==> flow/design.v <==
module ALU(Zero, ALU_Result, InputData1, InputData2, shamt, ALU_Control);
input [31:0] InputData1, InputData2;
input [4:0] shamt;
input [3:0] ALU_Control;
output Zero;
output reg [31:0] ALU_Result;
assign Zero = (ALU_Result == 0) ? 1 : 0;
always @ (*)
begin
	case(ALU_Control)
		4'd1: begin 
			ALU_Result <= InputData1+InputData2;
		       end
		4'd2: begin 
			ALU_Result <= InputData1-InputData2;
		       end
		4'd3: begin 
			ALU_Result <= InputData2 << shamt;
		       end
		4'd4: begin 
			ALU_Result <= InputData2 >> shamt;
		       end
		4'd5: begin 
			ALU_Result <= InputData1&InputData2;
		       end
		4'd6: begin 
			ALU_Result <= InputData1|InputData2;
		       end
		4'd7: begin 
			ALU_Result <= ~(InputData1|InputData2);
		       end
		4'd8: begin 
			ALU_Result <= (InputData1<InputData2)? 1 : 0;
		       end
		4'd9: begin
			ALU_Result <= (InputData1 < InputData2);
		       end
		default: ALU_Result <= 0;
	endcase
end
endmodule
module ALU_Controller(ALU_Control,ALUOP,Function);
output reg [3:0] ALU_Control;
input wire [5:0] ALUOP;
input wire [5:0] Function;
always @ (*)
begin
	ALU_Control = 4'd0;	 
	case(ALUOP)
		6'h0:  
		begin
			case(Function)
				6'h20: ALU_Control = 4'd1;	 
				6'h22: ALU_Control = 4'd2;	 
				6'h0: ALU_Control = 4'd3;	 
				6'h2: ALU_Control = 4'd4;	 
				6'h24: ALU_Control = 4'd5;	 
				6'h25: ALU_Control = 4'd6;	 
				6'h27: ALU_Control = 4'd7;	 
				6'h2B: ALU_Control = 4'd8;	 
				6'h2A: ALU_Control = 4'd9;	 
			endcase
		end
		6'h8: ALU_Control = 4'd1;	 
		6'h23: ALU_Control = 4'd1;	 
		6'h21: ALU_Control = 4'd1;	 
		6'h25: ALU_Control = 4'd1;	 
		6'h2B: ALU_Control = 4'd1;	 
		6'hC : ALU_Control = 4'd5;	 
		6'hD : ALU_Control = 4'd6;	 
		6'h4 : ALU_Control = 4'd2;	 
	endcase
end  
endmodule
module SignExtender(ExtendedValue,HalfWord,Unsigned);
output reg [31:0]ExtendedValue;
input wire [15:0]HalfWord;
input wire Unsigned;
always @ (*) begin
	ExtendedValue[15:0] <= HalfWord;
	if(Unsigned==1)
		ExtendedValue[31:16] <= 0;
	else
		ExtendedValue[31:16] <= { 16 { HalfWord[15] } };
end
endmodule
module control_unit (
			beq, shift, aluSrc, regDst, memToReg,
			regWrite, memWrite, memRead, loadFullWord, loadSigned,
			instrOpCode, instrFunct);
	input [5:0] instrOpCode, instrFunct;
	output beq, shift, aluSrc, regDst, memToReg;
	output regWrite, memWrite, memRead, loadFullWord, loadSigned;
	assign beq = (instrOpCode == 6'h4);  
	assign shift = (instrOpCode == 6'h0) & (instrFunct == 6'h0 | instrFunct == 6'h2);  
	assign aluSrc = (instrOpCode == 6'h23 | instrOpCode == 6'h2B		 
			| instrOpCode == 6'h21 | instrOpCode == 6'h25		 
			| instrOpCode == 6'h8);					 
	assign regDst = ~aluSrc;
	assign regWrite = (instrOpCode != 6'h2B & instrOpCode != 6'h4);  
	assign memWrite = (instrOpCode == 6'h2B);  
	assign memRead = (instrOpCode == 6'h23 | instrOpCode == 6'h21 | instrOpCode == 6'h25);
	assign loadFullWord = (instrOpCode == 6'h23);
	assign loadSigned = (instrOpCode == 6'h23 | instrOpCode == 6'h21);
	assign memToReg = memRead;
endmodule
module fwd_unit(fwdA, fwdB,
		instrRs_E, instrRt_E, writeReg_M, writeReg_WB, regWrite_M, regWrite_WB);
	input [4:0] instrRs_E, instrRt_E, writeReg_M, writeReg_WB;
	input regWrite_M, regWrite_WB;
	output [1:0] fwdA, fwdB;
	wire fwd_ALU_A, fwd_Full_A;
	wire fwd_ALU_B, fwd_Full_B;
	wire fwd_ALU, fwd_Full;
	assign fwdA = { fwd_ALU_A, fwd_Full_A };
	assign fwdB = { fwd_ALU_B, fwd_Full_B };
	assign fwd_ALU = regWrite_M & (writeReg_M != 5'd0);
	assign fwd_Full = regWrite_WB & (writeReg_WB != 5'd0);
	assign fwd_ALU_A = fwd_ALU & (instrRs_E == writeReg_M);
	assign fwd_ALU_B = fwd_ALU & (instrRt_E == writeReg_M);
	assign fwd_Full_A = fwd_Full & (instrRs_E == writeReg_WB) & ~fwd_ALU_A;
	assign fwd_Full_B = fwd_Full & (instrRt_E == writeReg_WB) & ~fwd_ALU_B;
endmodule
module mux_4_x_32 (out, in0, in1, in2, in3, defaultWire, sel);
	input [1:0] sel;
	input [31:0] in0, in1, in2, in3, defaultWire;
	output reg [31:0] out;
	always @(*) begin
		case (sel)
			00: out <= in0;
			01: out <= in1;
			10: out <= in2;
			11: out <= in3;
			default: out <= defaultWire;
		endcase
	end
endmodule
module register_32 (wordOut, wordIn, write, reset, clk);
	input write, reset, clk;
	input [31:0] wordIn;
	output reg [31:0] wordOut;
	always @(posedge clk, posedge reset) begin
		if(reset) wordOut <= 32'd0;
		else if(write) wordOut <= wordIn;
	end
endmodule
module register_5 (wordOut, wordIn, write, reset, clk);
	input write, reset, clk;
	input [4:0] wordIn;
	output reg [4:0] wordOut;
	always @(posedge clk, posedge reset) begin
		if(reset) wordOut <= 4'd0;
		else if(write) wordOut <= wordIn;
	end
endmodule
module D_FlipFlop (bitOut, bitIn, write, reset, clk);
	input write, reset, clk;
	input bitIn;
	output reg bitOut;
	always @(posedge clk, posedge reset) begin
		if(reset) bitOut <= 1'd0;
		else if(write) bitOut <= bitIn;
	end
endmodule
module IF_ID_ppreg (instrOut, pcPlus4Out, instrIn, pcPlus4In, write, reset, clk);
	input write, reset, clk;
	input [31:0] instrIn, pcPlus4In;
	output [31:0] instrOut, pcPlus4Out;
	register_32 instrReg (instrOut, instrIn, write, reset, clk);
	register_32 pcPlus4Reg (pcPlus4Out, pcPlus4In, write, reset, clk);
endmodule
module ID_EXE_ppreg (
	pcPlus4Out, pcPlus4In, syscallOut, syscallIn,
	instrRsOut, instrRsIn, instrRtOut, instrRtIn, instrRdOut, instrRdIn,
	imm32Out, imm32In, shamtOut, shamtIn,
	regData1Out, regData1In, regData2Out, regData2In,
	aluOpOut, aluOpIn, aluSrcOut, aluSrcIn, shiftOut, shiftIn,
	regDstOut, regDstIn, regWriteOut, regWriteIn,
	branchOut, branchIn, memToRegOut, memToRegIn,
	memWriteOut, memWriteIn, memReadOut, memReadIn,
	loadFullWordOut, loadFullWordIn, loadSignedOut, loadSignedIn,
	write, reset, clk);
	input write, reset, clk;
	input [31:0] pcPlus4In, imm32In, regData1In, regData2In;
	input [4:0] instrRsIn, instrRtIn, instrRdIn, shamtIn;
	input [3:0] aluOpIn;
	input aluSrcIn, shiftIn, regDstIn, regWriteIn, branchIn, memToRegIn;
	input memWriteIn, memReadIn, loadFullWordIn, loadSignedIn;
	input syscallIn;
	output [31:0] pcPlus4Out, imm32Out, regData1Out, regData2Out;
	output [4:0] instrRsOut, instrRtOut, instrRdOut, shamtOut;
	output [3:0] aluOpOut;
	output aluSrcOut, shiftOut, regDstOut, regWriteOut, branchOut, memToRegOut;
	output memWriteOut, memReadOut, loadFullWordOut, loadSignedOut;
	output syscallOut;
	wire [4:0] aluOpIn5, aluOpOut5;
	assign aluOpOut = aluOpOut5[3:0];
	assign aluOpIn5 = { 1'd0, aluOpIn };
	register_32 pcPlus4Reg (pcPlus4Out, pcPlus4In, write, reset, clk);
	register_32 imm32Reg (imm32Out, imm32In, write, reset, clk);
	register_32 regData1Reg (regData1Out, regData1In, write, reset, clk);
	register_32 regData2Reg (regData2Out, regData2In, write, reset, clk);
	register_5 instrRsReg (instrRsOut, instrRsIn, write, reset, clk);
	register_5 instrRtReg (instrRtOut, instrRtIn, write, reset, clk);
	register_5 instrRdReg (instrRdOut, instrRdIn, write, reset, clk);
	register_5 shamtReg (shamtOut, shamtIn, write, reset, clk);
	register_5 aluOpReg (aluOpOut5, aluOpIn5, write, reset, clk);
	D_FlipFlop aluSrcFF	(aluSrcOut, aluSrcIn, write, reset, clk);
	D_FlipFlop shiftFF	(shiftOut, shiftIn, write, reset, clk);
	D_FlipFlop regDstFF	(regDstOut, regDstIn, write, reset, clk);
	D_FlipFlop regWriteFF	(regWriteOut, regWriteIn, write, reset, clk);
	D_FlipFlop branchFF	(branchOut, branchIn, write, reset, clk);
	D_FlipFlop memToRegFF	(memToRegOut, memToRegIn, write, reset, clk);
	D_FlipFlop memWriteFF	(memWriteOut, memWriteIn, write, reset, clk);
	D_FlipFlop memReadFF	(memReadOut, memReadIn, write, reset, clk);
	D_FlipFlop loadFullWord	(loadFullWordOut, loadFullWordIn, write, reset, clk);
	D_FlipFlop loadSignedFF	(loadSignedOut, loadSignedIn, write, reset, clk);
	D_FlipFlop syscallFF	(syscallOut, syscallIn, write, reset, clk);
endmodule
module EXE_MEM_ppreg (
	syscallOut, syscallIn,
	regData2Out, regData2In, aluResultOut, aluResultIn,
	writeRegOut, writeRegIn,
	regWriteOut, regWriteIn, memToRegOut, memToRegIn,
	memWriteOut, memWriteIn, memReadOut, memReadIn,
	loadFullWordOut, loadFullWordIn, loadSignedOut, loadSignedIn,
	write, reset, clk);
	input write, reset, clk;
	input [31:0] regData2In, aluResultIn;
	input [4:0] writeRegIn;
	input regWriteIn, memToRegIn;
	input memWriteIn, memReadIn, loadFullWordIn, loadSignedIn;
	input syscallIn;
	output [31:0] regData2Out, aluResultOut;
	output [4:0] writeRegOut;
	output regWriteOut, memToRegOut;
	output memWriteOut, memReadOut, loadFullWordOut, loadSignedOut;
	output syscallOut;
	register_32 regData2Reg (regData2Out, regData2In, write, reset, clk);
	register_32 aluResultReg (aluResultOut, aluResultIn, write, reset, clk);
	register_5 writeRegReg (writeRegOut, writeRegIn, write, reset, clk);
	D_FlipFlop regWriteFF	(regWriteOut, regWriteIn, write, reset, clk);
	D_FlipFlop memToRegFF	(memToRegOut, memToRegIn, write, reset, clk);
	D_FlipFlop memWriteFF	(memWriteOut, memWriteIn, write, reset, clk);
	D_FlipFlop memReadFF	(memReadOut, memReadIn, write, reset, clk);
	D_FlipFlop loadFullWord	(loadFullWordOut, loadFullWordIn, write, reset, clk);
	D_FlipFlop loadSignedFF	(loadSignedOut, loadSignedIn, write, reset, clk);
	D_FlipFlop syscallFF	(syscallOut, syscallIn, write, reset, clk);
endmodule
module MEM_WB_ppreg (
	syscallOut, syscallIn,
	memDataOut, memDataIn, aluResultOut, aluResultIn,
	writeRegOut, writeRegIn,
	regWriteOut, regWriteIn, memToRegOut, memToRegIn,
	write, reset, clk);
	input write, reset, clk;
	input [31:0] memDataIn, aluResultIn;
	input [4:0] writeRegIn;
	input regWriteIn, memToRegIn;
	input syscallIn;
	output [31:0] memDataOut, aluResultOut;
	output [4:0] writeRegOut;
	output regWriteOut, memToRegOut;
	output syscallOut;
	register_32 memDataReg (memDataOut, memDataIn, write, reset, clk);
	register_32 aluResultReg (aluResultOut, aluResultIn, write, reset, clk);
	register_5 writeRegReg (writeRegOut, writeRegIn, write, reset, clk);
	D_FlipFlop regWriteFF	(regWriteOut, regWriteIn, write, reset, clk);
	D_FlipFlop memToRegFF	(memToRegOut, memToRegIn, write, reset, clk);
	D_FlipFlop syscallFF	(syscallOut, syscallIn, write, reset, clk);
endmodule
module RegisterFile(ReadData1,ReadData2,ReadReg1,ReadReg2,WriteReg,WriteData,RegWriteSignal,clk);
    input [4:0] ReadReg1, ReadReg2, WriteReg;
    input [31:0] WriteData;
    input clk, RegWriteSignal;
    output [31:0] ReadData1, ReadData2;
    reg [31:0] Registers[31:0];
	assign ReadData1 = (ReadReg1 == 0) ? 32'd0 : Registers[ReadReg1];
	assign ReadData2 = (ReadReg2 == 0) ? 32'd0 : Registers[ReadReg2];
    always @ (posedge clk)
    begin
        if(RegWriteSignal==1)
            Registers[WriteReg] <= WriteData; 
    end
endmodule
module mips_core (
	input         clk,
	input         rst,           
	output [31:0] imem_addr,     
	input  [31:0] imem_rdata,    
	output [31:0] dmem_addr,     
	output [31:0] dmem_wdata,    
	output        dmem_we,       
	input  [31:0] dmem_rdata,    
	output        halt           
);
	wire pipeReset = rst;
	wire pipeWrite = 1'b1;
	wire syscall_D, syscall_E, syscall_M, syscall_W;
	wire [31:0] pcValue, pcNext;
	wire [31:0] pcPlus4_F, pcPlus4_D, pcPlus4_E;
	wire [31:0] pcOffsetNextInst_E;
	wire pcSrc;
	wire [31:0] instruction, instruction_D;
	wire [5:0] instrOpCode, instrFunct;
	wire [15:0] instrImm;
	wire [4:0] instrRs, instrRs_E;
	wire [4:0] instrRt, instrRt_E;
	wire [4:0] instrRd, instrRd_E;
	wire [4:0] instrShamt;
	wire [31:0] imm32_D, imm32_E;
	wire [31:0] regData1, regData1_E;
	wire [31:0] regData2, regData2_E, regData2_M;
	wire [31:0] writeData;
	wire [4:0] readReg1, readReg2;
	wire [4:0] writeReg_E, writeReg_M, writeReg;
	wire regWrite_D, regWrite_E, regWrite_M, regWrite;
	wire [31:0] aluOprd1, aluOprd2_FWD, aluOprd2;
	wire [4:0] aluShamt;
	wire [3:0] aluOp_D, aluOp;
	wire [31:0] aluResult, aluResult_M, aluResult_W;
	wire aluZero;
	wire [31:0] memDataOut, memDataOut_W;
	wire memWrite_D, memRead_D, loadFullWord_D, loadSigned_D;
	wire memWrite_E, memRead_E, loadFullWord_E, loadSigned_E;
	wire memWrite_M, memRead_M, loadFullWord_M, loadSigned_M;
	wire branch_D, aluSrc_D, regDst_D;
	wire branch_E, aluSrc_E, regDst_E;
	wire memToReg_D, memToReg_E, memToReg_M, memToReg_W;
	wire shift_D, shift_E;
	wire [1:0] fwdA, fwdB;
	assign pcPlus4_F = pcValue + 4;
	assign pcOffsetNextInst_E = pcPlus4_E + (imm32_E << 2);
	assign pcSrc = branch_E & aluZero;
	assign pcNext = pcSrc ? pcOffsetNextInst_E : pcPlus4_F;
	assign imem_addr = pcValue;
	assign instruction = imem_rdata;
	assign instrOpCode = instruction_D[31:26];
	assign instrRs = instruction_D[25:21];
	assign instrRt = instruction_D[20:16];
	assign instrRd = instruction_D[15:11];
	assign instrFunct = instruction_D[5:0];
	assign instrShamt = instruction_D[10:6];
	assign instrImm = instruction_D[15:0];
	assign syscall_D = (instruction_D == 32'h0000000c);
	SignExtender offsetSignExtender (imm32_D, instrImm, 1'b0);
	assign readReg1 = instrRs;
	assign readReg2 = instrRt;
	assign aluOprd2 = aluSrc_E ? imm32_E : aluOprd2_FWD;
	mux_4_x_32 aluOprd1_fwdMux (aluOprd1, regData1_E, writeData, aluResult_M, 32'd0, regData1_E, fwdA);
	mux_4_x_32 aluOprd2_fwdMux (aluOprd2_FWD, regData2_E, writeData, aluResult_M, 32'd0, regData2_E, fwdB);
	assign writeReg_E = regDst_E ? instrRd_E : instrRt_E;
	assign dmem_addr = aluResult_M;
	assign dmem_wdata = regData2_M;
	assign dmem_we = memWrite_M;
	assign memDataOut[15:0] = dmem_rdata[15:0];
	assign memDataOut[31:16] = loadFullWord_M ? dmem_rdata[31:16] :
				   loadSigned_M ? {16{dmem_rdata[15]}} : 16'd0;
	assign writeData = memToReg_W ? memDataOut_W : aluResult_W;
	assign halt = syscall_W;
	register_32	PC (pcValue, pcNext, pipeWrite, pipeReset, clk);
	RegisterFile	reg_file (regData1, regData2, readReg1, readReg2, writeReg, writeData, regWrite, clk);
	ALU		alu (aluZero, aluResult, aluOprd1, aluOprd2, aluShamt, aluOp);
	ALU_Controller	aluControl (aluOp_D, instrOpCode, instrFunct);
	control_unit	CU (branch_D, shift_D, aluSrc_D, regDst_D, memToReg_D, regWrite_D,
				memWrite_D, memRead_D, loadFullWord_D, loadSigned_D,
				instrOpCode, instrFunct);
	fwd_unit	FU (fwdA, fwdB, instrRs_E, instrRt_E, writeReg_M, writeReg, regWrite_M, regWrite);
	IF_ID_ppreg IF_ID (instruction_D, pcPlus4_D, instruction, pcPlus4_F, pipeWrite, pipeReset, clk);
	ID_EXE_ppreg ID_EXE (
		pcPlus4_E, pcPlus4_D, syscall_E, syscall_D,
		instrRs_E, instrRs, instrRt_E, instrRt, instrRd_E, instrRd,
		imm32_E, imm32_D, aluShamt, instrShamt,
		regData1_E, regData1, regData2_E, regData2,
		aluOp, aluOp_D, aluSrc_E, aluSrc_D, shift_E, shift_D,
		regDst_E, regDst_D, regWrite_E, regWrite_D, branch_E, branch_D, memToReg_E, memToReg_D,
		memWrite_E, memWrite_D, memRead_E, memRead_D,
		loadFullWord_E, loadFullWord_D, loadSigned_E, loadSigned_D,
		pipeWrite, pipeReset, clk);
	EXE_MEM_ppreg EXE_MEM (
		syscall_M, syscall_E,
		regData2_M, regData2_E, aluResult_M, aluResult,
		writeReg_M, writeReg_E,
		regWrite_M, regWrite_E, memToReg_M, memToReg_E,
		memWrite_M, memWrite_E, memRead_M, memRead_E,
		loadFullWord_M, loadFullWord_E, loadSigned_M, loadSigned_E,
		pipeWrite, pipeReset, clk);
	MEM_WB_ppreg MEM_WB (
		syscall_W, syscall_M,
		memDataOut_W, memDataOut, aluResult_W, aluResult_M,
		writeReg, writeReg_M,
		regWrite, regWrite_M, memToReg_W, memToReg_M,
		pipeWrite, pipeReset, clk);
endmodule
Tool chain data of mips_core
The steps from the RTL of mips_core to its reports follow in flow order.
Line numbers count from 1 in the design file above.
Operators carry their Yosys type and port widths (W data, S select, Z words).
Cell names lack the library's common part.
{ "design": {"design": "mips_core", "clock_port": "clk", "cell_library": "sky130hd", "corner": "tt_025C_1v80"} }

Word-level counts
Counts by Yosys on the flattened word-level netlist (proc, flatten, opt, wreduce; memories kept). Register bits leave out memories and registers merged into their read ports (data or address); mux counts leave out enables and synchronous resets folded into registers. Print and check cells are left out.
Yosys's memory passes give these memory sizes; they may raise the number of words (mostly to a power of two), join words into wider ones and drop unused or constant bits.
{ "bits": {"ram_bits": 1024, "out_inout_bits": 98, "memories": 1, "register_bits": 388, "in_bits": 66} }
{ "classes": {"n_eq": 34, "n_mux": 18, "n_cmp": 2, "reduce_logical": 8, "n_shift": 2, "logic": 22, "add_sub_neg": 4} }
{ "mem_list": {"columns": ["name", "words", "word_bits", "read_ports", "write_ports", "line_no", "source"], "rows": [
  ["reg_file.Registers", 32, 32, 2, 1, 277, "reg [31:0] Registers[31:0];"]
]} }
{ "ops": {"columns": ["cell", "n"], "rows": [
  ["$pmux W32 S9", 1],
  ["$mux W32", 8],
  ["$eq A6 B6 Y1 const B", 11],
  ["$add A32 B32 Y32", 2],
  ["$lt A32 B32 Y1", 2],
  ["$pmux W4 S9", 1],
  ["$add A32 B3 Y32 const B", 1],
  ["$sub A32 B32 Y32", 1],
  ["$and A32 B32 Y32", 1],
  ["$or A32 B32 Y32", 1],
  ["$eq A32 B4 Y1 const B", 1],
  ["$shl A32 B5 Y32", 1],
  ["$shr A32 B5 Y32", 1],
  ["$not A32 Y32", 1],
  ["$logic_not A32 Y1", 1],
  ["$mux W16", 2],
  ["$eq A5 B5 Y1", 4],
  ["$pmux W4 S5", 1],
  ["$eq A6 B4 Y1 const B", 3],
  ["$eq A4 B3 Y1 const B", 4],
  ["$logic_not A6 Y1", 2],
  ["$and A1 B1 Y1", 10],
  ["$logic_not A5 Y1", 2],
  ["$reduce_bool A5 Y1", 2],
  ["$mux W5", 2],
  ["$eq A4 B2 Y1 const B", 2],
  ["$eq A4 B4 Y1 const B", 2],
  ["$or A1 B1 Y1", 6]
]} }
Not listed: further kinds 9, cells in them 14.

Logic depth
Depth = most cells in a row (Yosys ltp): at word level without a register or memory, in the mapped netlist without a sequential cell, where the memories' decode and read muxes count.
{ "depth": {"ltp_word": 15, "abc_area": 0, "depth_mapped": 29} }

Synthesis result
Yosys stat after the flow's synthesis: flattened, memories mapped to cells. It holds for the ABC_AREA given above (unset counts as 0); a run with the other value may have another netlist.
{ "by_type": {"columns": ["cell", "n", "area_total_um2"], "rows": [
  ["edfxtp_1", 1024, 3.07E+04],
  ["mux4_2", 648, 1.46E+04],
  ["dfrtp_1", 378, 9.46E+03],
  ["ha_1", 131, 1.64E+03],
  ["mux2i_1", 135, 1.35E+03],
  ["nor2_1", 290, 1.09E+03],
  ["nand2_1", 221, 829.546],
  ["a21oi_1", 162, 810.778],
  ["clkbuf_1", 202, 758.227],
  ["mux2_2", 55, 619.344],
  ["nand3_1", 111, 555.533],
  ["inv_1", 147, 551.779],
  ["o21ai_0", 109, 545.523],
  ["xnor2_1", 52, 455.437],
  ["mux2_4", 28, 420.403],
  ["xor2_1", 35, 306.544],
  ["nor3_1", 59, 295.283],
  ["buf_1", 77, 289.027]
]} }
Other cell types: 75; their cells: 615.
{ "mapped": {"flip_flops": 1402, "seq_area_um2": 40208.6, "n_buf": 301, "yosys_area_um2": 70013.4, "cell_count": 4479} }
By module: a second synthesis without flattening, with its own total; a netlist apart from the flattened one above.
{ "unflattened": {"hier_cells": 5555, "area_unflattened_um2": 79608.9} }
Each row is one instance without its submodules.
{ "modules": {"columns": ["mod", "mod_area_um2", "n_cells", "n_inst", "mod_seq_area_um2"], "rows": [
  ["RegisterFile", 46960.0, 2400, 1, 30749.5],
  ["register_32", 1348.8, 69, 11, 800.8],
  ["ALU", 9758.1, 1405, 1, 0.0],
  ["mips_core", 3528.4, 514, 1, 0.0],
  ["mux_4_x_32", 714.4, 107, 2, 0.0],
  ["register_5", 185.2, 11, 7, 125.1],
  ["D_FlipFlop", 43.8, 3, 21, 25.0],
  ["fwd_unit", 287.8, 38, 1, 0.0],
  ["SignExtender", 246.5, 32, 1, 0.0],
  ["ALU_Controller", 217.7, 32, 1, 0.0],
  ["control_unit", 125.1, 20, 1, 0.0],
  ["ID_EXE_ppreg", 3.8, 1, 1, 0.0],
  ["EXE_MEM_ppreg", 0.0, 0, 1, 0.0],
  ["IF_ID_ppreg", 0.0, 0, 1, 0.0],
  ["MEM_WB_ppreg", 0.0, 0, 1, 0.0]
]} }

Timing after synthesis
Source: OpenSTA report_checks on the synthesized netlist (no wires, ideal clock, input and output delay 20% of the period each), path of least setup slack; recovery checks are left aside. Register names are those of the netlist, which keeps one name where synthesis merged equal registers.
{ "synth_path": {"kind": "flip-flop to flip-flop", "start": "register MEM_WB.writeRegReg.wordOut[1]", "end": "register PC.wordOut[10]", "t_arrival_ns": 6.493, "clock_period_ns": 10.0, "slack_ns": 3.382, "path_buffers": 4, "launch_ns": 0.000, "path_delay_ns": 6.618, "required_time_ns": 9.875, "setup_ns": 0.125, "driving_pins": 28, "synth_period_reached_ns": 6.618} }
"path_delay_ns" = arrival - input delay + setup time.
"driving_pins" counts driving pins, that of a launching flip-flop among them; a cell with two outputs on the path counts twice.
"synth_period_reached_ns" is the clock period less the worst setup slack; recovery checks do not enter. This is arithmetic on one report: input and output delays are still those of the set period (20% each).
Between the ends stands the longest chain of elaborated cells between them, by number of cells; it is not shown to be the way that was timed. Of several equally long chains one is given.
A line is the first line of the expression or statement that the cell stems from. Yosys adds cells for indexed reads and writes and turns some case tables into memories.
{ "synth_between": {"cell_sequence": "dfrtp_1 > buf_2 > xnor2_1 > nand2_1 > or4_1 > buf_2 > buf_6 > or4_1 > nand3_1 > ha_1 > inv_1 > fa_1 > nor2b_1 > o31ai_1 > a211o_1 > a2111oi_0 > nor3_1 > o21ai_1 > o211ai_1 > a21oi_1 > nor4b_1 > o221ai_1 > or3b_2 > and4b_1 > nand3b_1 > nor4_4 > buf_6 > mux2_4", "elab_chain_len": 14, "cone_cells": 28, "classes_between": "add/sub (2); compare (2); eq/ne (4); shift (2); mux (7); logic (9); reduce/logical (2)"} }
{ "synth_rtl": {"columns": ["element", "line_no", "source"], "rows": [
  ["from (decl)", 150, "output reg [4:0] wordOut;"],
  ["from (assign)", 152, "if(reset) wordOut <= 4'd0;"],
  ["from (assign)", 153, "else if(write) wordOut <= wordIn;"],
  ["$reduce_bool A5 Y1", 118, "assign fwd_Full = regWrite_WB & (writeReg_WB != 5'd0);"],
  ["$and A1 B1 Y1", 118, null],
  ["$and A1 B1 Y1 x2", 122, "assign fwd_Full_B = fwd_Full & (instrRt_E == writeReg_WB) & ~fwd_ALU_B;"],
  ["$eq A2 B1 Y1", 129, "case (sel)"],
  ["$mux W32", 129, null],
  ["$mux W32", 349, "assign aluOprd2 = aluSrc_E ? imm32_E : aluOprd2_FWD;"],
  ["$or A32 B32 Y32", 30, "ALU_Result <= ~(InputData1|InputData2);"],
  ["$not A32 Y32", 30, null],
  ["$pmux W32 S9", 10, "case(ALU_Control)"],
  ["$logic_not A32 Y1", 7, "assign Zero = (ALU_Result == 0) ? 1 : 0;"],
  ["$mux W1", 7, null],
  ["$and A1 B1 Y1", 334, "assign pcSrc = branch_E & aluZero;"],
  ["$mux W32", 335, "assign pcNext = pcSrc ? pcOffsetNextInst_E : pcPlus4_F;"],
  ["to (assign)", 143, "if(reset) wordOut <= 32'd0;"],
  ["to (assign)", 144, "else if(write) wordOut <= wordIn;"],
  ["to (decl)", 141, "output reg [31:0] wordOut;"]
]} }
Some nets on the timed path still bear RTL names; the line given drives or declares the net.
{ "synth_nets": {"columns": ["signal", "line_no"], "rows": [
  ["EXE_MEM.aluResultIn[22]", 10]
]} }

Path in the finished layout
From the final timing report of flow run 1: the path of least setup slack in the routed layout; clock arrival at registers is part of the times.
{ "layout_path": {"kind": "flip-flop to flip-flop", "start": "register MEM_WB.writeRegReg.wordOut[4]", "end": "register PC.wordOut[1]", "setup_ns": 0.11, "slack_ns": 0.59, "path_buffers": 2, "launch_ns": 0.77, "required_time_ns": 9.76, "t_arrival_ns": 9.18, "driving_pins": 24, "clock_period_ns": 9.11} }
Between the ends stands the longest chain of elaborated cells between them, by number of cells; it is not shown to be the way that was timed. Of several equally long chains one is given.
{ "layout_between": {"cell_sequence": "dfrtp_1 > or3_4 > nor3_2 > or4_2 > buf_4 > nor3_1 > o31ai_1 > inv_1 > ha_1 > nor2b_1 > o21a_1 > o21ai_0 > a31oi_1 > o31ai_1 > o211ai_1 > a21oi_1 > nor4b_1 > o221ai_1 > or3b_2 > and4b_1 > nand3b_1 > nor4_4 > buf_12 > mux2_2", "elab_chain_len": 14, "cone_cells": 28, "classes_between": "add/sub (2); compare (2); eq/ne (4); shift (2); mux (7); logic (9); reduce/logical (2)"} }
{ "layout_rtl": {"columns": ["element", "line_no", "source"], "rows": [
  ["from (decl)", 150, "output reg [4:0] wordOut;"],
  ["from (assign)", 152, "if(reset) wordOut <= 4'd0;"],
  ["from (assign)", 153, "else if(write) wordOut <= wordIn;"],
  ["$reduce_bool A5 Y1", 118, "assign fwd_Full = regWrite_WB & (writeReg_WB != 5'd0);"],
  ["$and A1 B1 Y1", 118, null],
  ["$and A1 B1 Y1 x2", 122, "assign fwd_Full_B = fwd_Full & (instrRt_E == writeReg_WB) & ~fwd_ALU_B;"],
  ["$eq A2 B1 Y1", 129, "case (sel)"],
  ["$mux W32", 129, null],
  ["$mux W32", 349, "assign aluOprd2 = aluSrc_E ? imm32_E : aluOprd2_FWD;"],
  ["$or A32 B32 Y32", 30, "ALU_Result <= ~(InputData1|InputData2);"],
  ["$not A32 Y32", 30, null],
  ["$pmux W32 S9", 10, "case(ALU_Control)"],
  ["$logic_not A32 Y1", 7, "assign Zero = (ALU_Result == 0) ? 1 : 0;"],
  ["$mux W1", 7, null],
  ["$and A1 B1 Y1", 334, "assign pcSrc = branch_E & aluZero;"],
  ["$mux W32", 335, "assign pcNext = pcSrc ? pcOffsetNextInst_E : pcPlus4_F;"],
  ["to (assign)", 143, "if(reset) wordOut <= 32'd0;"],
  ["to (assign)", 144, "else if(write) wordOut <= wordIn;"],
  ["to (decl)", 141, "output reg [31:0] wordOut;"]
]} }
Some nets on the timed path still bear RTL names; the line given drives or declares the net.
{ "layout_nets": {"columns": ["signal", "line_no"], "rows": [
  ["EXE_MEM.aluResultIn[22]", 10]
]} }

Ticket comment

5 stored runs of mips_core in the flow (synthesis by Yosys, layout by OpenROAD, sky130hd cells), in arbitrary order. Constraints: input delay and output delay 20% of the set period each, output load 0.01 pF.
"period_less_ws_ns" = clock period - worst setup slack. The figure is calculated, with input and output delays left at 20% of the set period.
"worstPathTime_ns": the worst setup path's part of the clock period (all of it between registers, 20% less for each end at a port) less its slack. A launch clock that arrives late makes it longer, a capture clock that arrives late makes it shorter.
"final_power_uw" is the tool's figure for a default switching activity; nothing was simulated.
[
  {
    "run": "flow run 1",
    "settings": { "CORE_UTILIZATION": 64, "period_ns": 9.11, "CAP_MARGIN": 20, "CORE_MARGIN": 2, "SLEW_MARGIN": 20 },
    "results": { "worstSetupSlack_ns": 0.585, "die_footprint_um2": 112058.0, "worstPathTime_ns": 8.52, "critical_path_type": "flip-flop to flip-flop", "final_power_uw": 17660, "final_hold_ws_ns": 0.331, "yosys_chip_area_um2": 70013.4, "cell_area_final_um2": 78381.4, "period_less_ws_ns": 8.525, "tns_ns": 0.000, "layout_utilization_pct": 72.1 }
  },
  {
    "run": "flow run 2",
    "settings": { "ABC_AREA": 1, "CELL_PAD_IN_SITES_DETAIL_PLACEMENT": 2, "CELL_PAD_IN_SITES_GLOBAL_PLACEMENT": 2, "CORE_ASPECT_RATIO": 0.7, "CORE_MARGIN": 6, "CORE_UTILIZATION": 63, "GPL_ROUTABILITY_DRIVEN": 0, "GPL_TIMING_DRIVEN": 0, "MAX_ROUTING_LAYER": "met5", "SETUP_SLACK_MARGIN": -0.01, "period_ns": 10.0, "CAP_MARGIN": 20, "SLEW_MARGIN": 20 },
    "outcome": "did not finish, placement stopped with GPL-0301"
  },
  {
    "run": "flow run 3",
    "settings": { "period_ns": 9.11, "CAP_MARGIN": 20, "CORE_MARGIN": 2, "CORE_UTILIZATION": 40, "SLEW_MARGIN": 20 },
    "results": { "worstSetupSlack_ns": 0.604, "die_footprint_um2": 178396.0, "worstPathTime_ns": 8.51, "critical_path_type": "flip-flop to flip-flop", "final_power_uw": 17504, "final_hold_ws_ns": 0.342, "yosys_chip_area_um2": 70013.4, "cell_area_final_um2": 79622.6, "period_less_ws_ns": 8.506, "tns_ns": 0.000, "layout_utilization_pct": 45.8 }
  },
  {
    "run": "flow run 4",
    "settings": { "ABC_AREA": 0, "CAP_MARGIN": 10, "CELL_PAD_IN_SITES_DETAIL_PLACEMENT": 2, "CELL_PAD_IN_SITES_GLOBAL_PLACEMENT": 2, "CORE_ASPECT_RATIO": 1.64, "CORE_MARGIN": 10, "CORE_UTILIZATION": 57, "CTS_CLUSTER_DIAMETER": 311, "CTS_CLUSTER_SIZE": 34, "GPL_ROUTABILITY_DRIVEN": 0, "GPL_TIMING_DRIVEN": 1, "HOLD_SLACK_MARGIN": -0.01, "PLACE_DENSITY_LB_ADDON": 0.15, "SLEW_MARGIN": 35, "period_ns": 7.11 },
    "outcome": "did not finish, placement stopped with DPL-0033"
  },
  {
    "run": "flow run 5",
    "settings": { "ABC_AREA": 0, "CAP_MARGIN": 10, "CELL_PAD_IN_SITES_DETAIL_PLACEMENT": 1, "CELL_PAD_IN_SITES_GLOBAL_PLACEMENT": 2, "CORE_ASPECT_RATIO": 1.64, "CORE_MARGIN": 10, "CORE_UTILIZATION": 57, "CTS_CLUSTER_DIAMETER": 311, "CTS_CLUSTER_SIZE": 34, "GPL_ROUTABILITY_DRIVEN": 0, "GPL_TIMING_DRIVEN": 0, "HOLD_SLACK_MARGIN": -0.01, "SLEW_MARGIN": 35, "period_ns": 7.11 },
    "results": { "worstSetupSlack_ns": -0.518, "die_footprint_um2": 137678.0, "worstPathTime_ns": 7.63, "critical_path_type": "flip-flop to flip-flop", "final_power_uw": 19617, "final_hold_ws_ns": 0.345, "yosys_chip_area_um2": 70013.4, "cell_area_final_um2": 80285.8, "period_less_ws_ns": 7.628, "tns_ns": -14.671, "layout_utilization_pct": 65.9 }
  }
]
